==> flow/design.v <==
module CORDIC_COS_SIN #(
    parameter DATA_WIDTH = 16,
    parameter PHASE_WIDTH = 32,
    parameter STAGE = 16
) (
    input clk,
    input rst,
    input en,
    input mode,      
    input signed [DATA_WIDTH-1:0] x0,
    input signed [DATA_WIDTH-1:0] y0,
    input signed [PHASE_WIDTH-1:0] phase,    
    output valid,
    output [DATA_WIDTH:0] cos,
    output [DATA_WIDTH:0] sin
);
parameter K = 32'd39797;     
parameter [PHASE_WIDTH*STAGE-1:0] atan = {32'd128, 32'd256, 32'd448, 32'd896, 32'd1856, 32'd3648, 32'd7360, 32'd14656, 32'd29312,
                                         32'd58688, 32'd117312, 32'd234368, 32'd466944, 32'd919872, 32'd1740992, 32'd2949120};
integer i, j;
wire [1:0] quadrant;
assign quadrant = phase[PHASE_WIDTH-1:PHASE_WIDTH-2];
reg signed [DATA_WIDTH:0] x_pre;
reg signed [DATA_WIDTH:0] y_pre;
reg signed [PHASE_WIDTH-1:0] z_pre;
reg signed [DATA_WIDTH:0] x [0:STAGE-1];
reg signed [DATA_WIDTH:0] y [0:STAGE-1];
reg signed [PHASE_WIDTH-1:0] z [0:STAGE-1];
reg signed [DATA_WIDTH:0] x_shift [0:STAGE-1]; 
reg signed [DATA_WIDTH:0] y_shift [0:STAGE-1];
reg [STAGE-1:0] sign;
always @(*) begin
    for(i=0; i<STAGE; i=i+1)begin
        x_shift[i] = x[i] >>> i;
        y_shift[i] = y[i] >>> i;
        sign[i] = z[i][PHASE_WIDTH-1];
    end
end
wire [DATA_WIDTH:0] x0_pos, x0_neg;
wire [DATA_WIDTH:0] y0_pos, y0_neg;
assign x0_pos = (x0 == 0) ? 0 : {1'b0, x0};
assign x0_neg = (x0 == 0) ? 0 : {1'b1, (~x0)+16'b1};
assign y0_pos = (y0 == 0) ? 0 : {1'b0, y0};
assign y0_neg = (y0 == 0) ? 0 : {1'b1, (~y0)+16'b1};
always @(posedge clk or posedge rst) begin
    if(rst)begin
        x_pre <= 0;
        y_pre <= 0;
        z_pre <= 0;
    end
    else begin
        if(en)begin
            case (quadrant)
                0:begin
                    x_pre <= x0_pos;
                    y_pre <= y0_pos;
                    z_pre <= phase;
                end
                1:begin
                    x_pre <= y0_neg;
                    y_pre <= x0_pos;
                    z_pre <= {2'b00, phase[29:0]};
                end
                2:begin
                    x_pre <= y0_pos;
                    y_pre <= x0_neg;
                    z_pre <= {2'b11, phase[29:0]};
                end
                3:begin
                    x_pre <= x0_pos;
                    y_pre <= y0_pos;
                    z_pre <= phase;
                end
            endcase
        end
        else begin
            x_pre <= 0;
            y_pre <= 0;
            z_pre <= 0;
        end
    end
end
always @(posedge clk or posedge rst) begin
    if(rst)begin
        for(i=0; i<STAGE; i=i+1)begin
            x[i] <= 0;
            y[i] <= 0;
            z[i] <= 0;
        end
    end
    else begin
        x[0] <= x_pre;
        y[0] <= y_pre;
        z[0] <= z_pre;
        for(i=0; i<STAGE-1; i=i+1)begin    
            x[i+1] <= sign[i] ? x[i]+y_shift[i] : x[i]-y_shift[i];
            y[i+1] <= sign[i] ? y[i]-x_shift[i] : y[i]+x_shift[i];
            z[i+1] <= sign[i] ? z[i]+atan[32*(i+1)-1 -: 32] : z[i]-atan[32*(i+1)-1 -: 32];
        end
    end
end
assign cos = x[STAGE-1];
assign sin = y[STAGE-1];
assign valid = en_dly[STAGE];
reg [4:0] cnt;
always @(posedge clk or posedge rst) begin
    if(rst)begin
        cnt <= 0;
    end
    else begin
        if(cnt == 0)begin
            if(en)begin
                cnt <= cnt + 1;
            end
        end
        else begin
            cnt <= (cnt == 16) ? 0 : cnt+1;
        end
    end
end
reg [STAGE:0] en_dly;
always @(posedge clk or posedge rst) begin
    if(rst)begin
        en_dly <= 0;
    end
    else begin
        en_dly[0] <= en;
        for(i=0; i<STAGE; i=i+1)begin
            en_dly[i+1] <= en_dly[i];
        end
    end
end
endmodule
Lab notebook: CORDIC_COS_SIN

### From RTL to reports: CORDIC_COS_SIN

Module CORDIC_COS_SIN before and after one edit of its RTL, step after step.
Lines under "unedited" count in the file above, lines under "edited" in the edited file.
"difference" is "edited" less "unedited", of the values as shown; "rel. change" is that difference over "unedited", in percent.
Operators carry their Yosys type and port widths (W data, S select, Z words).
Library cell names are shortened.
Not given: --

| inputs | value |
|---|---|
| top | CORDIC_COS_SIN |
| clock input | clk |
| standard-cell library | sky130hd |
| timing corner | tt_025C_1v80 |

### The edit

The edit as a unified diff against the file above.
The edited RTL no longer does the same as the RTL above: the edit was made by script, with no optimisation intended.

```diff
@@ -96,5 +96,5 @@
             x[i+1] <= sign[i] ? x[i]+y_shift[i] : x[i]-y_shift[i];
             y[i+1] <= sign[i] ? y[i]-x_shift[i] : y[i]+x_shift[i];
-            z[i+1] <= sign[i] ? z[i]+atan[32*(i+1)-1 -: 32] : z[i]-atan[32*(i+1)-1 -: 32];
+            z[i+1] <= sign[i] ? z[i]|atan[32*(i+1)-1 -: 32] : z[i]-atan[32*(i+1)-1 -: 32];
         end
     end
```

### After elaboration

Yosys after proc, flatten, opt, wreduce and memory -nomap, before mapping. Enables and synchronous resets that opt folds into registers are not counted as muxes. Print and check cells are not counted. Equal cells are merged and count once.

Storage and ports:

| element | unedited | edited | difference | rel. change (%) |
|---|---|---|---|---|
| memory cells | 0 | 0 | 0 | -- |
| memory bits (read-only) | 0 | 0 | 0 | -- |
| output and inout bits | 35 | 35 | 0 | 0.00 |
| RAM bits | 0 | 0 | 0 | -- |
| word-level cells | 203 | 189 | -14 | -6.90 |
| bits in latches | 0 | 0 | 0 | -- |
| bits in registers | 1,107 | 1,107 | 0 | 0.00 |
| word width x clocked read ports | 0 | 0 | 0 | -- |
| bits of input ports | 68 | 68 | 0 | 0.00 |

Operators by class:

| element | unedited | edited | difference | rel. change (%) |
|---|---|---|---|---|
| eq/ne operators | 3 | 3 | 0 | 0.00 |
| reduce/logical cells | 4 | 4 | 0 | 0.00 |
| $add $sub $neg | 89 | 75 | -14 | -15.73 |
| bitwise operators | 2 | 2 | 0 | 0.00 |
| $mul | 0 | 0 | 0 | -- |
| shift operators | 0 | 0 | 0 | -- |
| div/mod/pow operators | 0 | 0 | 0 | -- |
| multiplexer cells | 54 | 54 | 0 | 0.00 |
| order comparisons | 0 | 0 | 0 | -- |

Operators with widths:

| operator | unedited | edited | difference | rel. change (%) |
|---|---|---|---|---|
| $add A32 B10 Y32 const B | 1 | 0 | -1 | -100.00 |
| $add A32 B11 Y32 const B | 1 | 0 | -1 | -100.00 |
| $add A32 B12 Y32 const B | 1 | 0 | -1 | -100.00 |
| $add A32 B13 Y32 const B | 1 | 0 | -1 | -100.00 |
| $add A32 B14 Y32 const B | 1 | 0 | -1 | -100.00 |
| $add A32 B15 Y32 const B | 1 | 0 | -1 | -100.00 |
| $add A32 B16 Y32 const B | 1 | 0 | -1 | -100.00 |
| $add A32 B17 Y32 const B | 1 | 0 | -1 | -100.00 |
| $add A32 B18 Y32 const B | 1 | 0 | -1 | -100.00 |
| $add A32 B19 Y32 const B | 1 | 0 | -1 | -100.00 |
| $add A32 B20 Y32 const B | 1 | 0 | -1 | -100.00 |
| $add A32 B21 Y32 const B | 1 | 0 | -1 | -100.00 |
| $add A32 B22 Y32 const B | 1 | 0 | -1 | -100.00 |
| $add A32 B9 Y32 const B | 1 | 0 | -1 | -100.00 |
| $mux W17 | 34 | 34 | 0 | 0.00 |
| $mux W32 | 15 | 15 | 0 | 0.00 |
| $add A16 B1 Y16 const B | 2 | 2 | 0 | 0.00 |
| $add A17 B10 Y17 | 2 | 2 | 0 | 0.00 |
| $add A17 B11 Y17 | 2 | 2 | 0 | 0.00 |
| $add A17 B12 Y17 | 2 | 2 | 0 | 0.00 |
| $add A17 B13 Y17 | 2 | 2 | 0 | 0.00 |
| $add A17 B14 Y17 | 2 | 2 | 0 | 0.00 |
| $add A17 B15 Y17 | 2 | 2 | 0 | 0.00 |
| $add A17 B16 Y17 | 2 | 2 | 0 | 0.00 |
| $add A17 B3 Y17 | 2 | 2 | 0 | 0.00 |
| $add A17 B4 Y17 | 2 | 2 | 0 | 0.00 |
| $add A17 B5 Y17 | 2 | 2 | 0 | 0.00 |
| $add A17 B6 Y17 | 2 | 2 | 0 | 0.00 |

Not every row of either side is listed.

### Depth

Longest topological path by Yosys (ltp), each cell counted once; first at word level (registers and memories cut), then after technology mapping (sequential cells cut; the memories' decode and read muxes count).

Logic depth:

| element | unedited | edited | difference | rel. change (%) |
|---|---|---|---|---|
| depth after elaboration | 5 | 5 | 0 | 0.00 |
| ABC_AREA | 0 | 0 | -- | -- |
| gate-level depth with buffers | 16 | 16 | 0 | 0.00 |
| gate-level depth less buffers | 16 | 16 | 0 | 0.00 |

### Netlist

Yosys stat after the flow's synthesis: flattened, memories mapped to cells. It holds for the ABC_AREA given above (unset counts as 0); a run with the other value may have another netlist.

Synthesis totals:

| element | unedited | edited | difference | rel. change (%) |
|---|---|---|---|---|
| chip area (Yosys) (sq um) | 67,911.4 | 61,347.6 | -6,563.8 | -9.67 |
| mapped cells | 7,208 | 6,353 | -855 | -11.86 |
| buffers | 88 | 119 | +31 | +35.23 |
| sequential part of the area (sq um) | 24,598.6 | 24,598.6 | 0.0 | 0.00 |
| flip-flop cells | 983 | 983 | 0 | 0.00 |

Cell types:

| cell | unedited | edited | difference | rel. change (%) |
|---|---|---|---|---|
| ha_1 | 882 | 581 | -301 | -34.13 |
| a21oi_1 | 674 | 515 | -159 | -23.59 |
| inv_1 | 452 | 346 | -106 | -23.45 |
| nand2_1 | 422 | 329 | -93 | -22.04 |
| xor2_1 | 273 | 359 | +86 | +31.50 |
| o21ai_0 | 395 | 310 | -85 | -21.52 |
| xnor2_1 | 578 | 495 | -83 | -14.36 |
| nor4_1 | 27 | 97 | +70 | +259.26 |
| nand3_1 | 162 | 101 | -61 | -37.65 |
| nand2b_1 | 59 | 120 | +61 | +103.39 |
| and3_1 | 100 | 46 | -54 | -54.00 |
| nor2b_1 | 108 | 62 | -46 | -42.59 |
| and2_1 | 92 | 46 | -46 | -50.00 |
| a211oi_1 | 99 | 54 | -45 | -45.45 |
| o21a_1 | 52 | 97 | +45 | +86.54 |
| or3_1 | 89 | 55 | -34 | -38.20 |
| a21boi_0 | 46 | 14 | -32 | -69.57 |
| a21o_1 | 198 | 169 | -29 | -14.65 |

Not every row of either side is listed.

### Timing after synthesis

Path of least setup slack by OpenSTA after synthesis, without wires, with an ideal clock, recovery checks aside; 20% of the period is set as input and as output delay. Where synthesis merged equal registers, the netlist keeps one of their names.

Path post-synthesis:

| element | unedited | edited | difference | rel. change (%) |
|---|---|---|---|---|
| path type | register -> register | register -> register | -- | -- |
| start point | register z[11][31] | register z[6][31] | -- | -- |
| end point | register z[12][30] | register y[7][16] | -- | -- |
| buffers on the path | 2 | 3 | +1 | +50.00 |
| driving pins on the path | 14 | 13 | -1 | -7.14 |
| time at the first pin (ns) | 0.000 | 0.000 | 0.000 | -- |
| setup time (ns) | 0.067 | 0.125 | +0.058 | -- |
| clock period (ns) | 5.0 | 5.0 | 0.0 | 0.00 |
| required time (ns) | 4.933 | 4.875 | -0.058 | -1.18 |
| delay of the path (ns) | 4.045 | 3.361 | -0.684 | -16.91 |
| arrival time (ns) | 3.978 | 3.236 | -0.742 | -18.65 |
| slack (ns) | 0.954 | 1.638 | +0.684 | -- |
| synthesis period reached (ns) | 4.046 | 3.362 | -0.684 | -16.91 |

"delay of the path" = arrival - input delay + setup time.
"driving pins on the path": output pins that drive a net of the path, with the launching flip-flop's if there is one; two outputs of one cell count as two.
"synthesis period reached" = period - worst setup slack (recovery checks aside). The figure is calculated, with input and output delays left at 20% of the set period.
The rows between start and end are the longest chain of elaborated cells between them; the timing report does not say that the signal goes this way. Where chains are equally long, one stands for them.
Each line given opens the expression or statement behind the cell; cells for indexed reads and writes are added by Yosys, which also makes memories of some case tables.

| on the way, post-synthesis, unedited | value |
|---|---|
| path through | dfrtp_1 -> clkbuf_1 -> inv_1 -> clkbuf_1 -> fa_1 -> a211oi_1 -> nor2_1 -> o41a_1 -> a221oi_2 -> o311ai_1 -> o41ai_1 -> o21ai_0 -> a2111oi_0 -> a311o_1 |
| length of the longest elaborated chain | 1 |
| elaborated cells on any way between the ends | 1 |
| source lines of those cells | 1 |
| classes of those cells | mux: 1 |

Ends and longest elaborated chain, post-synthesis, unedited:

| element | RTL line | RTL |
|---|---|---|
| from (decl) | 28 | `reg signed [PHASE_WIDTH-1:0] z [0:STAGE-1];` |
| from (assign) | 88 | `z[i] <= 0;` |
| from (assign) | 98 | `z[i+1] <= sign[i] ? z[i]+atan[32*(i+1)-1 -: 32] : z[i]-atan[32*(i+1)-1 -: 32];` |
| $mux W32 | 98 |  |
| to (assign) | 88 |  |
| to (assign) | 98 |  |
| to (decl) | 28 |  |

| on the way, post-synthesis, edited | value |
|---|---|
| path through | dfrtp_1 -> clkbuf_1 -> clkbuf_1 -> buf_1 -> mux2i_1 -> fa_1 -> a211oi_1 -> o21ai_0 -> a21oi_1 -> o311ai_0 -> or3b_2 -> a31oi_1 -> xnor2_1 |
| length of the longest elaborated chain | 1 |
| elaborated cells on any way between the ends | 1 |
| source lines of those cells | 1 |
| classes of those cells | mux: 1 |

Ends and longest elaborated chain, post-synthesis, edited:

| element | RTL line | RTL |
|---|---|---|
| from (decl) | 28 | `reg signed [PHASE_WIDTH-1:0] z [0:STAGE-1];` |
| from (assign) | 88 | `z[i] <= 0;` |
| from (assign) | 98 | `z[i+1] <= sign[i] ? z[i]\|atan[32*(i+1)-1 -: 32] : z[i]-atan[32*(i+1)-1 -: 32];` |
| $mux W17 | 97 | `y[i+1] <= sign[i] ? y[i]-x_shift[i] : y[i]+x_shift[i];` |
| to (assign) | 87 | `y[i] <= 0;` |
| to (assign) | 97 |  |
| to (decl) | 27 | `reg signed [DATA_WIDTH:0] y [0:STAGE-1];` |

### Timing after layout

From the final timing report of each run of pair A: the path of least setup slack in the routed layout; clock arrival at registers is part of the times.

Path post-layout:

| element | unedited | edited | difference | rel. change (%) |
|---|---|---|---|---|
| path type | register -> register | register -> register | -- | -- |
| start point | register x[14][14] | register z[8][31] | -- | -- |
| end point | register y[15][15] | register y[9][16] | -- | -- |
| buffers on the path | 1 | 0 | -1 | -100.00 |
| setup time (ns) | 0.12 | 0.11 | -0.01 | -- |
| clock period (ns) | 4.17 | 4.17 | 0.00 | 0.00 |
| slack (ns) | 0.41 | 0.50 | +0.09 | -- |
| time at the first pin (ns) | 0.74 | 0.72 | -0.02 | -2.70 |
| driving pins on the path | 15 | 10 | -5 | -33.33 |
| arrival time (ns) | 4.37 | 4.28 | -0.09 | -2.06 |
| required time (ns) | 4.78 | 4.78 | 0.00 | 0.00 |

The rows between start and end are the longest chain of elaborated cells between them; the timing report does not say that the signal goes this way. Where chains are equally long, one stands for them.

| on the way, post-layout, unedited | value |
|---|---|
| path through | dfrtp_1 -> inv_1 -> ha_1 -> mux2i_1 -> ha_1 -> nor2b_1 -> o21ai_0 -> a21boi_0 -> o211ai_1 -> a21oi_1 -> a2111oi_1 -> buf_4 -> nor3_1 -> o21ai_0 -> or3b_2 |
| length of the longest elaborated chain | 2 |
| elaborated cells on any way between the ends | 3 |
| source lines of those cells | 1 |
| classes of those cells | add/sub: 2; mux: 1 |

Ends and longest elaborated chain, post-layout, unedited:

| element | RTL line | RTL |
|---|---|---|
| from (decl) | 26 | `reg signed [DATA_WIDTH:0] x [0:STAGE-1];` |
| from (assign) | 86 | `x[i] <= 0;` |
| from (assign) | 96 | `x[i+1] <= sign[i] ? x[i]+y_shift[i] : x[i]-y_shift[i];` |
| $add A17 B3 Y17 | 97 | `y[i+1] <= sign[i] ? y[i]-x_shift[i] : y[i]+x_shift[i];` |
| $mux W17 | 97 |  |
| to (assign) | 87 | `y[i] <= 0;` |
| to (assign) | 97 |  |
| to (decl) | 27 | `reg signed [DATA_WIDTH:0] y [0:STAGE-1];` |

| on the way, post-layout, edited | value |
|---|---|
| path through | dfrtp_1 -> mux2i_1 -> fa_1 -> a21o_1 -> a31oi_1 -> o21ai_0 -> o21ai_0 -> o21ai_0 -> or4_1 -> and3_1 |
| length of the longest elaborated chain | 1 |
| elaborated cells on any way between the ends | 1 |
| source lines of those cells | 1 |
| classes of those cells | mux: 1 |

Ends and longest elaborated chain, post-layout, edited:

| element | RTL line | RTL |
|---|---|---|
| from (decl) | 28 | `reg signed [PHASE_WIDTH-1:0] z [0:STAGE-1];` |
| from (assign) | 88 | `z[i] <= 0;` |
| from (assign) | 98 | `z[i+1] <= sign[i] ? z[i]\|atan[32*(i+1)-1 -: 32] : z[i]-atan[32*(i+1)-1 -: 32];` |
| $mux W17 | 97 | `y[i+1] <= sign[i] ? y[i]-x_shift[i] : y[i]+x_shift[i];` |
| to (assign) | 87 | `y[i] <= 0;` |
| to (assign) | 97 |  |
| to (decl) | 27 | `reg signed [DATA_WIDTH:0] y [0:STAGE-1];` |

### Layout results

Runs of the flow (Yosys, OpenROAD) on both versions; the two runs of a pair have the same settings. The constraints put input and output delay at 20% of the set period each and load the outputs with 0.01 pF.

| flow settings, pair A | value |
|---|---|
| CORE_UTILIZATION | 40 |
| period_ns | 4.17 |
| CAP_MARGIN | 20 |
| CORE_MARGIN | 2 |
| SLEW_MARGIN | 20 |

Measured results, pair A:

| element | unedited | edited | difference | rel. change (%) |
|---|---|---|---|---|
| area of the die (sq um) | 173,089.0 | 156,519.0 | -16,570.0 | -9.57 |
| achieved period (ns) | 3.761 | 3.670 | -0.091 | -2.42 |
| chip area after synthesis (Yosys) (sq um) | 67,911.4 | 61,347.6 | -6,563.8 | -9.67 |
| utilization in the final report | 0.452 | 0.455 | +0.003 | -- |
| setup total negative slack (ns) | 0.000 | 0.000 | 0.000 | -- |
| worst setup slack after layout (ns) | 0.409 | 0.500 | +0.091 | -- |

| flow settings, pair B | value |
|---|---|
| ABC_AREA | 0 |
| CAP_MARGIN | 35 |
| CELL_PAD_IN_SITES_DETAIL_PLACEMENT | 2 |
| CORE_UTILIZATION | 27 |
| CTS_CLUSTER_DIAMETER | 349 |
| CTS_CLUSTER_SIZE | 70 |
| PLACE_DENSITY_LB_ADDON | 0.03 |
| SETUP_SLACK_MARGIN | -0.21 |
| SLEW_MARGIN | 25 |
| period_ns | 2.87 |
| CORE_MARGIN | 2 |

Measured results, pair B:

| element | unedited | edited | difference | rel. change (%) |
|---|---|---|---|---|
| area of the die (sq um) | 255,550.0 | 231,044.0 | -24,506.0 | -9.59 |
| achieved period (ns) | 3.313 | 3.110 | -0.203 | -6.13 |
| chip area after synthesis (Yosys) (sq um) | 67,911.4 | 61,347.6 | -6,563.8 | -9.67 |
| utilization in the final report | 0.391 | 0.366 | -0.025 | -- |
| setup total negative slack (ns) | -21.767 | -9.600 | +12.167 | -- |
| worst setup slack after layout (ns) | -0.443 | -0.240 | +0.203 | -- |

"achieved period": clock period set for the run, less the worst setup slack. It is reckoned from that one timing run; input and output delays stay at 20% of the period that was set.
